==> flow/design.v <==
`timescale 1ns / 1ps
module gauss1d #(
    parameter DATA_WIDTH = 14
)(
    input wire clk,
    input wire rst_n,
    input wire in_window_valid,
    input wire [DATA_WIDTH*5-1:0] in_window_value,
    output reg [4+DATA_WIDTH-1:0] out_event_value,
    output reg out_event_valid
    );
always @(posedge clk or negedge rst_n) begin
    if(~rst_n) begin
        out_event_value <= 0;
        out_event_valid <= 0;
    end
    else begin
        if(in_window_valid == 1) begin
            out_event_value <= in_window_value[DATA_WIDTH*0+DATA_WIDTH-1:DATA_WIDTH*0] + 4*in_window_value[DATA_WIDTH*1+DATA_WIDTH-1:DATA_WIDTH*1] + 6*in_window_value[DATA_WIDTH*2+DATA_WIDTH-1:DATA_WIDTH*2] + 4*in_window_value[DATA_WIDTH*3+DATA_WIDTH-1:DATA_WIDTH*3] + in_window_value[DATA_WIDTH*4+DATA_WIDTH-1:DATA_WIDTH*4];
            out_event_valid <= 1;
        end
        else begin
            out_event_value <= 0;
            out_event_valid <= 0;
        end
    end
end
endmodule
`timescale 1ns / 1ps
module gauss5 #(
    parameter DATA_WIDTH = 14
)(
    input wire clk,
    input wire rst_n,
    input wire [DATA_WIDTH*5*5-1:0] in_window_value,
    input wire in_window_valid,
    input wire [15:0] in_window_addr,
    input wire ready_for_new_event,      
    output reg [8+DATA_WIDTH-1:0] out_event_value,
    output reg out_event_valid,
    output reg [15:0] out_event_addr,
    output wire window_req               
    );
assign window_req = ready_for_new_event;
wire out_event_valid_0;
wire [DATA_WIDTH+4-1:0] out_event_value_0;
gauss1d #(
    .DATA_WIDTH(DATA_WIDTH)
) gauss1d_inst_0 (
    .clk(clk),
    .rst_n(rst_n),
    .in_window_valid(in_window_valid),
    .in_window_value(in_window_value[DATA_WIDTH*5*1-1:DATA_WIDTH*5*0]),
    .out_event_value(out_event_value_0),
    .out_event_valid(out_event_valid_0)
    );
wire out_event_valid_1;
wire [DATA_WIDTH+4-1:0] out_event_value_1;
gauss1d #(
    .DATA_WIDTH(DATA_WIDTH)
) gauss1d_inst_1 (
    .clk(clk),
    .rst_n(rst_n),
    .in_window_valid(in_window_valid),
    .in_window_value(in_window_value[DATA_WIDTH*5*2-1:DATA_WIDTH*5*1]),
    .out_event_value(out_event_value_1),
    .out_event_valid(out_event_valid_1)
    );
wire out_event_valid_2;
wire [DATA_WIDTH+4-1:0] out_event_value_2;
gauss1d #(
    .DATA_WIDTH(DATA_WIDTH)
) gauss1d_inst_2 (
    .clk(clk),
    .rst_n(rst_n),
    .in_window_valid(in_window_valid),
    .in_window_value(in_window_value[DATA_WIDTH*5*3-1:DATA_WIDTH*5*2]),
    .out_event_value(out_event_value_2),
    .out_event_valid(out_event_valid_2)
    );
wire out_event_valid_3;
wire [DATA_WIDTH+4-1:0] out_event_value_3;
gauss1d #(
    .DATA_WIDTH(DATA_WIDTH)
) gauss1d_inst_3 (
    .clk(clk),
    .rst_n(rst_n),
    .in_window_valid(in_window_valid),
    .in_window_value(in_window_value[DATA_WIDTH*5*4-1:DATA_WIDTH*5*3]),
    .out_event_value(out_event_value_3),
    .out_event_valid(out_event_valid_3)
    );
wire out_event_valid_4;
wire [DATA_WIDTH+4-1:0] out_event_value_4;
gauss1d #(
    .DATA_WIDTH(DATA_WIDTH)
) gauss1d_inst_4 (
    .clk(clk),
    .rst_n(rst_n),
    .in_window_valid(in_window_valid),
    .in_window_value(in_window_value[DATA_WIDTH*5*5-1:DATA_WIDTH*5*4]),
    .out_event_value(out_event_value_4),
    .out_event_valid(out_event_valid_4)
    );
always @(posedge clk or negedge rst_n) begin
    if(~rst_n) begin
        out_event_value <= 0;
        out_event_valid <= 0;
        out_event_addr <= 0;
    end
    else begin
        if(out_event_valid_0 == 1 && out_event_valid_1 == 1 && out_event_valid_2 == 1 && out_event_valid_3 == 1 && out_event_valid_4 == 1) begin
            out_event_value <= out_event_value_0 + 4*out_event_value_1 + 6*out_event_value_2 + 4*out_event_value_3 + out_event_value_4;
            out_event_valid <= 1;
            out_event_addr <= in_window_addr;
        end
        else begin
            out_event_value <= 0;
            out_event_valid <= 0;
            out_event_addr <= 0;
        end
    end
end
endmodule
`timescale 1ns / 1ps
module harrisres #(
    parameter DATA_WIDTH = 23
)(
    input wire clk,
    input wire rst_n,
    input wire [DATA_WIDTH-2:0] in_event_value_xx,
    input wire [DATA_WIDTH-1:0] in_event_value_xy,
    input wire [DATA_WIDTH-2:0] in_event_value_yy,
    input wire in_event_valid_xx,
    input wire in_event_valid_xy,
    input wire in_event_valid_yy,
    input wire [15:0] in_event_addr_xx,
    input wire [15:0] in_event_addr_xy,
    input wire [15:0] in_event_addr_yy,
    input wire ready_for_new_event,      
    output reg [DATA_WIDTH+22:0] out_event_value,
    output reg out_event_valid,
    output reg [15:0] out_event_addr,
    output wire event_req                
    );
assign event_req = ready_for_new_event;
always @(posedge clk or negedge rst_n) begin
    if(~rst_n) begin
        out_event_value <= 0;
        out_event_valid <= 0;
        out_event_addr <= 0;
    end
    else begin
        if(in_event_valid_xx == 1 && in_event_valid_xy == 1 && in_event_valid_yy == 1 && in_event_addr_xx == in_event_addr_xy && in_event_addr_xx == in_event_addr_yy) begin
            out_event_value <= 25 * in_event_value_xx * in_event_value_yy - 25 * in_event_value_xy * in_event_value_xy - (in_event_value_xx + in_event_value_yy) * (in_event_value_xx + in_event_value_yy);
            out_event_valid <= 1;
            out_event_addr <= in_event_addr_xx;
        end
        else begin
            out_event_value <= 0;
            out_event_valid <= 0;
            out_event_addr <= 0;
        end
    end
end
endmodule
`timescale 1ns / 1ps
module harris_response (
    input  wire         clk,
    input  wire         rst_n,
    input  wire [349:0] in_window_value_xx,
    input  wire [374:0] in_window_value_xy,
    input  wire [349:0] in_window_value_yy,
    input  wire         in_window_valid,
    input  wire [15:0]  in_window_addr,
    input  wire         ready_for_new_event,
    output wire [45:0]  out_event_value,
    output wire         out_event_valid,
    output wire [15:0]  out_event_addr,
    output wire         window_req
    );
wire [15:0] addr_xx, addr_xy, addr_yy;
wire [21:0] value_xx, value_yy;
wire [22:0] value_xy;
wire valid_xx, valid_xy, valid_yy;
wire req_xx, req_xy, req_yy;
wire event_req;
assign window_req = req_xx & req_xy & req_yy;
gauss5 #(.DATA_WIDTH(14)) gauss5_inst_xx (
    .clk(clk), .rst_n(rst_n),
    .in_window_value(in_window_value_xx), .in_window_valid(in_window_valid),
    .in_window_addr(in_window_addr), .ready_for_new_event(event_req),
    .out_event_valid(valid_xx), .out_event_addr(addr_xx),
    .out_event_value(value_xx), .window_req(req_xx));
gauss5 #(.DATA_WIDTH(15)) gauss5_inst_xy (
    .clk(clk), .rst_n(rst_n),
    .in_window_value(in_window_value_xy), .in_window_valid(in_window_valid),
    .in_window_addr(in_window_addr), .ready_for_new_event(event_req),
    .out_event_valid(valid_xy), .out_event_addr(addr_xy),
    .out_event_value(value_xy), .window_req(req_xy));
gauss5 #(.DATA_WIDTH(14)) gauss5_inst_yy (
    .clk(clk), .rst_n(rst_n),
    .in_window_value(in_window_value_yy), .in_window_valid(in_window_valid),
    .in_window_addr(in_window_addr), .ready_for_new_event(event_req),
    .out_event_valid(valid_yy), .out_event_addr(addr_yy),
    .out_event_value(value_yy), .window_req(req_yy));
harrisres #(.DATA_WIDTH(23)) harrisres_inst (
    .clk(clk), .rst_n(rst_n),
    .in_event_value_xx(value_xx), .in_event_value_yy(value_yy),
    .in_event_value_xy(value_xy),
    .in_event_valid_xx(valid_xx), .in_event_valid_yy(valid_yy),
    .in_event_valid_xy(valid_xy),
    .in_event_addr_xx(addr_xx), .in_event_addr_yy(addr_yy),
    .in_event_addr_xy(addr_xy),
    .ready_for_new_event(ready_for_new_event),
    .out_event_valid(out_event_valid), .out_event_addr(out_event_addr),
    .out_event_value(out_event_value), .event_req(event_req));
endmodule
Tool chain data of harris_response
Each step is given for the RTL above and for the edited RTL.
Lines under "before" count in the file above, lines under "after" in the edited file.
"change": "after" minus "before" as printed here.
Operators: Yosys type, input widths -> output width; for muxes data width and select width s.
{ "setup": {"top_module": "harris_response", "clk_port": "clk", "library": "sky130hd", "corner": "tt_025C_1v80"} }

Diff
Unified diff, file above to edited file.
A script made this edit. It changes what the design does and was not meant as an optimisation.
begin of diff
@@ -177,7 +177,11 @@
     output wire [45:0]  out_event_value,
     output wire         out_event_valid,
-    output wire [15:0]  out_event_addr,
+    output wire [15:0]  out_event_addr_out,
     output wire         window_req
     );
+wire [15:0] out_event_addr;
+reg [15:0] out_event_addr_q;
+always @(posedge clk) out_event_addr_q <= out_event_addr;
+assign out_event_addr_out = out_event_addr_q;
 wire [15:0] addr_xx, addr_xy, addr_yy;
 wire [21:0] value_xx, value_yy;
end of diff

Word level
Counts by Yosys on the flattened word-level netlist (proc, flatten, opt, wreduce; memories kept). Register bits leave out memories and registers merged into their read ports (data or address); mux counts leave out enables and synchronous resets folded into registers. Print and check cells are left out. Cells with the same type and inputs are merged into one.
{ "op_classes": {"columns": ["item", "before", "after", "change"], "rows": [
  ["add_sub_neg", 75, 75, 0],
  ["n_mul", 23, 23, 0],
  ["n_mux", 24, 24, 0]
]} }
Operator kinds equal on both sides are left out: 34.
{ "bits": {"columns": ["item", "before", "after", "change"], "rows": [
  ["ff_bits", 423, 439, 16],
  ["inputBits", 1095, 1095, 0],
  ["out_inout_bits", 64, 64, 0],
  ["elab_cells", 146, 147, 1]
]} }

Longest topological paths
Depth = most cells in a row (Yosys ltp): at word level without a register or memory, in the mapped netlist without a sequential cell, where the memories' decode and read muxes count.
{ "logic_depth": {"columns": ["item", "before", "after", "change"], "rows": [
  ["ltp_word", 5, 5, 0],
  ["ABC_AREA", "0", "0", null],
  ["ltp_mapped", 46, 50, 4]
]} }

After synthesis
Source: synth_stat.txt of the flow (Yosys; design flattened, memories mapped). It holds for the ABC_AREA given above (unset counts as 0); a run with the other value may have another netlist.
{ "synth_totals": {"columns": ["item", "before", "after", "change"], "rows": [
  ["cells", 12164, 12206, 42],
  ["yosys_area_mm2", 0.1149565, 0.1153181, 0.0003616],
  ["seqArea_mm2", 0.0105852, 0.0109055, 0.0003203],
  ["ff_cells", 423, 439, 16],
  ["n_buf", 310, 319, 9]
]} }
{ "by_type": {"columns": ["cell", "before", "after", "change"], "rows": [
  ["sky130_fd_sc_hd__nand2b_1", 44, 97, 53],
  ["sky130_fd_sc_hd__o21bai_1", 255, 288, 33],
  ["sky130_fd_sc_hd__mux2i_1", 5, 36, 31],
  ["sky130_fd_sc_hd__nand3_1", 71, 41, -30],
  ["sky130_fd_sc_hd__a2111o_1", 29, 5, -24],
  ["sky130_fd_sc_hd__and3b_1", 24, 1, -23],
  ["sky130_fd_sc_hd__nand2_1", 1014, 1036, 22],
  ["sky130_fd_sc_hd__a41oi_1", 27, 6, -21],
  ["sky130_fd_sc_hd__dfxtp_1", 0, 16, 16],
  ["sky130_fd_sc_hd__a21boi_0", 19, 5, -14],
  ["sky130_fd_sc_hd__nor2b_1", 53, 65, 12],
  ["sky130_fd_sc_hd__and3_1", 35, 23, -12],
  ["sky130_fd_sc_hd__o31ai_1", 24, 12, -12],
  ["sky130_fd_sc_hd__o21ai_1", 0, 12, 12],
  ["sky130_fd_sc_hd__xnor2_1", 454, 443, -11],
  ["sky130_fd_sc_hd__o21a_1", 25, 36, 11],
  ["sky130_fd_sc_hd__a21oi_1", 497, 507, 10],
  ["sky130_fd_sc_hd__or2_2", 15, 5, -10]
]} }
Cell types equal on both sides are left out: 14.
The list need not be complete.
The figures by module come from a second, unflattened synthesis with its own total; it is not the netlist above.
{ "hier_totals": {"columns": ["item", "before", "after", "change"], "rows": [
  ["cells_unflattened", 13234, 13240, 6],
  ["hier_area_mm2", 0.121728, 0.1220245, 0.0002965]
]} }
Each row is one instance without its submodules.
{ "modules_before": {"columns": ["module", "instances", "cells", "mod_area_mm2", "mod_seq_area_mm2"], "rows": [
  ["harrisres (DATA_WIDTH=23)", 1, 6770, 0.0620232, 0.0015765],
  ["gauss1d (DATA_WIDTH=14)", 10, 331, 0.0030141, 0.0004755],
  ["gauss1d (DATA_WIDTH=15)", 5, 354, 0.0032631, 0.0005005],
  ["gauss5 (DATA_WIDTH=14)", 2, 441, 0.0042541, 0.0009759],
  ["gauss5 (DATA_WIDTH=15)", 1, 501, 0.0047333, 0.001001],
  ["harris_response", 1, 1, 0.0000063, 0]
]} }
{ "modules_after": {"columns": ["module", "instances", "cells", "mod_area_mm2", "mod_seq_area_mm2"], "rows": [
  ["harrisres (DATA_WIDTH=23)", 1, 6760, 0.0619995, 0.0015765],
  ["gauss1d (DATA_WIDTH=14)", 10, 331, 0.0030141, 0.0004755],
  ["gauss1d (DATA_WIDTH=15)", 5, 354, 0.0032631, 0.0005005],
  ["gauss5 (DATA_WIDTH=14)", 2, 441, 0.0042541, 0.0009759],
  ["gauss5 (DATA_WIDTH=15)", 1, 501, 0.0047333, 0.001001],
  ["harris_response", 1, 17, 0.0003266, 0.0003203]
]} }

Timing after synthesis
OpenSTA on the mapped netlist: ideal clock, no wires. The path of least setup slack (recovery checks aside). Input and output delay are each 20% of the period. Register names are those of the netlist, which keeps one name where synthesis merged equal registers.
{ "synth_timing": {"columns": ["item", "before", "after", "change"], "rows": [
  ["path_type", "flip-flop to flip-flop", "flip-flop to flip-flop", null],
  ["startpoint", "register gauss5_inst_xy.out_event_value[1]", "register gauss5_inst_xy.out_event_value[0]", null],
  ["endpoint", "register harrisres_inst.out_event_value[45]", "register harrisres_inst.out_event_value[45]", null],
  ["tclk_ps", 13000, 13000, 0],
  ["setup_time_ps", 119, 132, 13],
  ["arrival_ps", 11711, 12150, 439],
  ["setup_slack_ps", 1170, 718, -452],
  ["path_delay_ps", 11830, 12282, 452],
  ["stages", 44, 48, 4],
  ["path_buffers", 3, 3, 0],
  ["period_less_setup_slack_ps", 11830, 12282, 452]
]} }
"path_delay_ps" = arrival - input delay + setup time.
"stages": output pins that drive a net of the path, with the launching flip-flop's if there is one; two outputs of one cell count as two.
"period_less_setup_slack_ps" = period - worst setup slack (recovery checks aside). The figure is calculated, with input and output delays left at 20% of the set period.
Between the ends stands the longest chain of elaborated cells between them, by number of cells; it is not shown to be the way that was timed. Of several equally long chains one is given.
A line is the first line of the expression or statement that the cell stems from. Yosys adds cells for indexed reads and writes and turns some case tables into memories.
A register here has more assigning lines than the two given.
{ "synth_via_before": {"cell_sequence": "sky130_fd_sc_hd__dfrtp_1 > sky130_fd_sc_hd__clkbuf_1 > sky130_fd_sc_hd__clkinv_1 > sky130_fd_sc_hd__clkbuf_1 > sky130_fd_sc_hd__ha_1 > sky130_fd_sc_hd__ha_1 > sky130_fd_sc_hd__ha_1 > sky130_fd_sc_hd__fa_1 > sky130_fd_sc_hd__a21o_1 > sky130_fd_sc_hd__a31oi_1 > sky130_fd_sc_hd__o31ai_1 > sky130_fd_sc_hd__a21oi_1 > sky130_fd_sc_hd__a21oi_1 > sky130_fd_sc_hd__a21o_1 > sky130_fd_sc_hd__a21oi_1 > sky130_fd_sc_hd__xnor2_1 > sky130_fd_sc_hd__clkbuf_1 > sky130_fd_sc_hd__and2_1 > [8 not listed] > sky130_fd_sc_hd__fa_1 > sky130_fd_sc_hd__inv_1 > sky130_fd_sc_hd__fa_1 > sky130_fd_sc_hd__fa_1 > sky130_fd_sc_hd__fa_1 > sky130_fd_sc_hd__fa_1 > sky130_fd_sc_hd__fa_1 > sky130_fd_sc_hd__ha_1 > sky130_fd_sc_hd__nand4_1 > sky130_fd_sc_hd__or2_2 > sky130_fd_sc_hd__o311a_1 > sky130_fd_sc_hd__a211oi_1 > sky130_fd_sc_hd__o211ai_1 > sky130_fd_sc_hd__nand2_1 > sky130_fd_sc_hd__a211oi_1 > sky130_fd_sc_hd__xnor3_1 > sky130_fd_sc_hd__xnor3_1 > sky130_fd_sc_hd__and2_1", "elab_chain_cells": 5, "cone_cells": 5, "lines_between": 2, "cone_classes": "2 x add/sub; 2 x mul; 1 x mux"} }
{ "synth_lines_before": {"columns": ["item", "line_no", "text"], "rows": [
  ["start: declaration", 39, "output reg [8+DATA_WIDTH-1:0] out_event_value,"],
  ["start: assignment", 107, "out_event_value <= 0;"],
  ["start: assignment", 113, "out_event_value <= out_event_value_0 + 4*out_event_value_1 + 6*out_event_value_2 + 4*out_event_value_3 + out_e ..."],
  ["$mul 5x23->28", 155, "out_event_value <= 25 * in_event_value_xx * in_event_value_yy - 25 * in_event_value_xy * in_event_value_xy - ( ..."],
  ["$mul 46x23->46", 155, null],
  ["$sub 46x46->46 (2 in a row)", 155, null],
  ["$mux 46", 154, "if(in_event_valid_xx == 1 && in_event_valid_xy == 1 && in_event_valid_yy == 1 && in_event_addr_xx == in_event_ ..."],
  ["end: assignment", 149, "out_event_value <= 0;"],
  ["end: assignment", 155, null],
  ["end: declaration", 141, "output reg [DATA_WIDTH+22:0] out_event_value,"]
]} }
{ "synth_via_after": {"cell_sequence": "sky130_fd_sc_hd__dfrtp_1 > sky130_fd_sc_hd__clkbuf_1 > sky130_fd_sc_hd__clkinv_1 > sky130_fd_sc_hd__clkbuf_1 > sky130_fd_sc_hd__ha_1 > sky130_fd_sc_hd__ha_1 > sky130_fd_sc_hd__ha_1 > sky130_fd_sc_hd__fa_1 > sky130_fd_sc_hd__a21oi_1 > sky130_fd_sc_hd__nand4b_1 > sky130_fd_sc_hd__nand3_1 > sky130_fd_sc_hd__a211o_1 > sky130_fd_sc_hd__and3_1 > sky130_fd_sc_hd__a31o_2 > sky130_fd_sc_hd__xor2_1 > sky130_fd_sc_hd__clkbuf_1 > sky130_fd_sc_hd__nand2_1 > sky130_fd_sc_hd__fa_1 > [12 not listed] > sky130_fd_sc_hd__inv_1 > sky130_fd_sc_hd__fa_1 > sky130_fd_sc_hd__inv_1 > sky130_fd_sc_hd__fa_1 > sky130_fd_sc_hd__inv_1 > sky130_fd_sc_hd__ha_1 > sky130_fd_sc_hd__and3_1 > sky130_fd_sc_hd__a31o_1 > sky130_fd_sc_hd__o221a_2 > sky130_fd_sc_hd__a211oi_2 > sky130_fd_sc_hd__o21bai_1 > sky130_fd_sc_hd__nand3_1 > sky130_fd_sc_hd__nand3_1 > sky130_fd_sc_hd__a31o_1 > sky130_fd_sc_hd__xor3_1 > sky130_fd_sc_hd__xor3_1 > sky130_fd_sc_hd__xnor3_1 > sky130_fd_sc_hd__nor2_1", "elab_chain_cells": 5, "cone_cells": 5, "lines_between": 2, "cone_classes": "2 x add/sub; 2 x mul; 1 x mux"} }
{ "synth_lines_after": {"columns": ["item", "line_no", "text"], "rows": [
  ["start: declaration", 39, "output reg [8+DATA_WIDTH-1:0] out_event_value,"],
  ["start: assignment", 107, "out_event_value <= 0;"],
  ["start: assignment", 113, "out_event_value <= out_event_value_0 + 4*out_event_value_1 + 6*out_event_value_2 + 4*out_event_value_3 + out_e ..."],
  ["$mul 5x23->28", 155, "out_event_value <= 25 * in_event_value_xx * in_event_value_yy - 25 * in_event_value_xy * in_event_value_xy - ( ..."],
  ["$mul 46x23->46", 155, null],
  ["$sub 46x46->46 (2 in a row)", 155, null],
  ["$mux 46", 154, "if(in_event_valid_xx == 1 && in_event_valid_xy == 1 && in_event_valid_yy == 1 && in_event_addr_xx == in_event_ ..."],
  ["end: assignment", 149, "out_event_value <= 0;"],
  ["end: assignment", 155, null],
  ["end: declaration", 141, "output reg [DATA_WIDTH+22:0] out_event_value,"]
]} }

Worst path after layout
Path of least setup slack in the final report of each run of pair 1 (OpenROAD, finished layout, wires in). Where an end is a register, its clock arrival counts in the times.
The path's times are printed in steps of 10 ps; the period is the one set.
{ "layout_timing": {"columns": ["item", "before", "after", "change"], "rows": [
  ["path_type", "flip-flop to flip-flop", "flip-flop to flip-flop", null],
  ["startpoint", "register gauss5_inst_xy.out_event_value[3]", "register gauss5_inst_xy.out_event_value[4]", null],
  ["endpoint", "register harrisres_inst.out_event_value[45]", "register harrisres_inst.out_event_value[45]", null],
  ["tclk_ps", 12600, 12600, 0],
  ["setup_time_ps", 100, 130, 30],
  ["arrival_ps", 12660, 12690, 30],
  ["setup_slack_ps", 550, 480, -70],
  ["stages", 44, 47, 3],
  ["path_buffers", 4, 2, -2]
]} }
Between the ends stands the longest chain of elaborated cells between them, by number of cells; it is not shown to be the way that was timed. Of several equally long chains one is given.
A register here has more assigning lines than the two given.
{ "layout_via_before": {"cell_sequence": "sky130_fd_sc_hd__dfrtp_1 > sky130_fd_sc_hd__buf_12 > sky130_fd_sc_hd__ha_1 > sky130_fd_sc_hd__ha_1 > sky130_fd_sc_hd__inv_1 > sky130_fd_sc_hd__fa_1 > sky130_fd_sc_hd__inv_1 > sky130_fd_sc_hd__ha_1 > sky130_fd_sc_hd__a2111o_1 > sky130_fd_sc_hd__buf_4 > sky130_fd_sc_hd__a21oi_4 > sky130_fd_sc_hd__o22ai_4 > sky130_fd_sc_hd__or3_1 > sky130_fd_sc_hd__a21oi_1 > sky130_fd_sc_hd__xnor2_2 > sky130_fd_sc_hd__buf_6 > sky130_fd_sc_hd__nand2_1 > sky130_fd_sc_hd__fa_1 > [8 not listed] > sky130_fd_sc_hd__fa_1 > sky130_fd_sc_hd__fa_1 > sky130_fd_sc_hd__fa_1 > sky130_fd_sc_hd__fa_1 > sky130_fd_sc_hd__fa_1 > sky130_fd_sc_hd__ha_1 > sky130_fd_sc_hd__buf_4 > sky130_fd_sc_hd__a21oi_1 > sky130_fd_sc_hd__nor2b_1 > sky130_fd_sc_hd__a311oi_1 > sky130_fd_sc_hd__o311a_1 > sky130_fd_sc_hd__a211oi_4 > sky130_fd_sc_hd__o211ai_1 > sky130_fd_sc_hd__nand2_1 > sky130_fd_sc_hd__a211oi_2 > sky130_fd_sc_hd__xnor3_1 > sky130_fd_sc_hd__xnor3_1 > sky130_fd_sc_hd__and2_1", "elab_chain_cells": 5, "cone_cells": 5, "lines_between": 2, "cone_classes": "2 x add/sub; 2 x mul; 1 x mux"} }
{ "layout_lines_before": {"columns": ["item", "line_no", "text"], "rows": [
  ["start: declaration", 39, "output reg [8+DATA_WIDTH-1:0] out_event_value,"],
  ["start: assignment", 107, "out_event_value <= 0;"],
  ["start: assignment", 113, "out_event_value <= out_event_value_0 + 4*out_event_value_1 + 6*out_event_value_2 + 4*out_event_value_3 + out_e ..."],
  ["$mul 5x23->28", 155, "out_event_value <= 25 * in_event_value_xx * in_event_value_yy - 25 * in_event_value_xy * in_event_value_xy - ( ..."],
  ["$mul 46x23->46", 155, null],
  ["$sub 46x46->46 (2 in a row)", 155, null],
  ["$mux 46", 154, "if(in_event_valid_xx == 1 && in_event_valid_xy == 1 && in_event_valid_yy == 1 && in_event_addr_xx == in_event_ ..."],
  ["end: assignment", 149, "out_event_value <= 0;"],
  ["end: assignment", 155, null],
  ["end: declaration", 141, "output reg [DATA_WIDTH+22:0] out_event_value,"]
]} }
{ "layout_via_after": {"cell_sequence": "sky130_fd_sc_hd__dfrtp_1 > sky130_fd_sc_hd__ha_1 > sky130_fd_sc_hd__ha_1 > sky130_fd_sc_hd__inv_1 > sky130_fd_sc_hd__fa_1 > sky130_fd_sc_hd__inv_1 > sky130_fd_sc_hd__ha_1 > sky130_fd_sc_hd__o21ai_0 > sky130_fd_sc_hd__nand2b_1 > sky130_fd_sc_hd__a31oi_1 > sky130_fd_sc_hd__o21ai_1 > sky130_fd_sc_hd__and2_1 > sky130_fd_sc_hd__o21ai_0 > sky130_fd_sc_hd__nand2b_1 > sky130_fd_sc_hd__a21o_1 > sky130_fd_sc_hd__a21oi_1 > sky130_fd_sc_hd__xnor2_1 > sky130_fd_sc_hd__buf_4 > [11 not listed] > sky130_fd_sc_hd__fa_1 > sky130_fd_sc_hd__fa_1 > sky130_fd_sc_hd__fa_1 > sky130_fd_sc_hd__fa_1 > sky130_fd_sc_hd__fa_1 > sky130_fd_sc_hd__ha_1 > sky130_fd_sc_hd__a21o_1 > sky130_fd_sc_hd__a21o_1 > sky130_fd_sc_hd__a221oi_2 > sky130_fd_sc_hd__o21ai_0 > sky130_fd_sc_hd__o21bai_4 > sky130_fd_sc_hd__nand3_1 > sky130_fd_sc_hd__nand3_1 > sky130_fd_sc_hd__a31o_1 > sky130_fd_sc_hd__xor3_1 > sky130_fd_sc_hd__xor3_1 > sky130_fd_sc_hd__xnor3_1 > sky130_fd_sc_hd__nor2_1", "elab_chain_cells": 5, "cone_cells": 5, "lines_between": 2, "cone_classes": "2 x add/sub; 2 x mul; 1 x mux"} }
{ "layout_lines_after": {"columns": ["item", "line_no", "text"], "rows": [
  ["start: declaration", 39, "output reg [8+DATA_WIDTH-1:0] out_event_value,"],
  ["start: assignment", 107, "out_event_value <= 0;"],
  ["start: assignment", 113, "out_event_value <= out_event_value_0 + 4*out_event_value_1 + 6*out_event_value_2 + 4*out_event_value_3 + out_e ..."],
  ["$mul 5x23->28", 155, "out_event_value <= 25 * in_event_value_xx * in_event_value_yy - 25 * in_event_value_xy * in_event_value_xy - ( ..."],
  ["$mul 46x23->46", 155, null],
  ["$sub 46x46->46 (2 in a row)", 155, null],
  ["$mux 46", 154, "if(in_event_valid_xx == 1 && in_event_valid_xy == 1 && in_event_valid_yy == 1 && in_event_addr_xx == in_event_ ..."],
  ["end: assignment", 149, "out_event_value <= 0;"],
  ["end: assignment", 155, null],
  ["end: declaration", 141, "output reg [DATA_WIDTH+22:0] out_event_value,"]
]} }

Measured runs
Runs of the flow (Yosys, OpenROAD) on both versions; the two runs of a pair have the same settings. The constraints put input and output delay at 20% of the set period each and load the outputs with 0.01 pF.
{ "flow_settings_pair_1": {"CORE_UTILIZATION": 40, "PLACE_DENSITY": 0.6, "period_ns": 12.6, "CAP_MARGIN": 20, "CORE_MARGIN": 2, "SLEW_MARGIN": 20} }
{ "measured_pair_1": {"columns": ["item", "before", "after", "change"], "rows": [
  ["synthArea_mm2", 0.1149565, 0.1153181, 0.0003616],
  ["die_area_mm2", 0.291697, 0.292605, 0.000908],
  ["finish.stdcell_area_mm2", 0.134877, 0.1346, -0.000277],
  ["util_pct", 47.2, 46.8, -0.4],
  ["worstSetupSlack_ps", 549, 476, -73],
  ["tns_setup_ps", 0, 0, 0],
  ["fin_hold_ws_ps", 476, 339, -137],
  ["period_less_ws_ps", 12051, 12124, 73]
]} }
{ "flow_settings_pair_2": {"ABC_AREA": 1, "CAP_MARGIN": 25, "CELL_PAD_IN_SITES_GLOBAL_PLACEMENT": 3, "CORE_MARGIN": 8, "CORE_UTILIZATION": 45, "CTS_CLUSTER_DIAMETER": 350, "GPL_ROUTABILITY_DRIVEN": 1, "GPL_TIMING_DRIVEN": 1, "MAX_ROUTING_LAYER": "met4", "period_ns": 10.7, "SLEW_MARGIN": 20} }
{ "measured_pair_2": {"columns": ["item", "before", "after", "change"], "rows": [
  ["synthArea_mm2", 0.1157072, 0.1163916, 0.0006844],
  ["die_area_mm2", 0.273607, 0.275179, 0.001572],
  ["finish.stdcell_area_mm2", 0.141104, 0.141776, 0.000672],
  ["util_pct", 55.1, 55.2, 0.1],
  ["worstSetupSlack_ps", 36, 133, 97],
  ["tns_setup_ps", 0, 0, 0],
  ["fin_hold_ws_ps", 451, 333, -118],
  ["period_less_ws_ps", 10664, 10567, -97]
]} }
By "period_less_ws_ps" is meant the clock period of the run minus its worst setup slack. This is arithmetic on one report: input and output delays are still those of the set period (20% each).
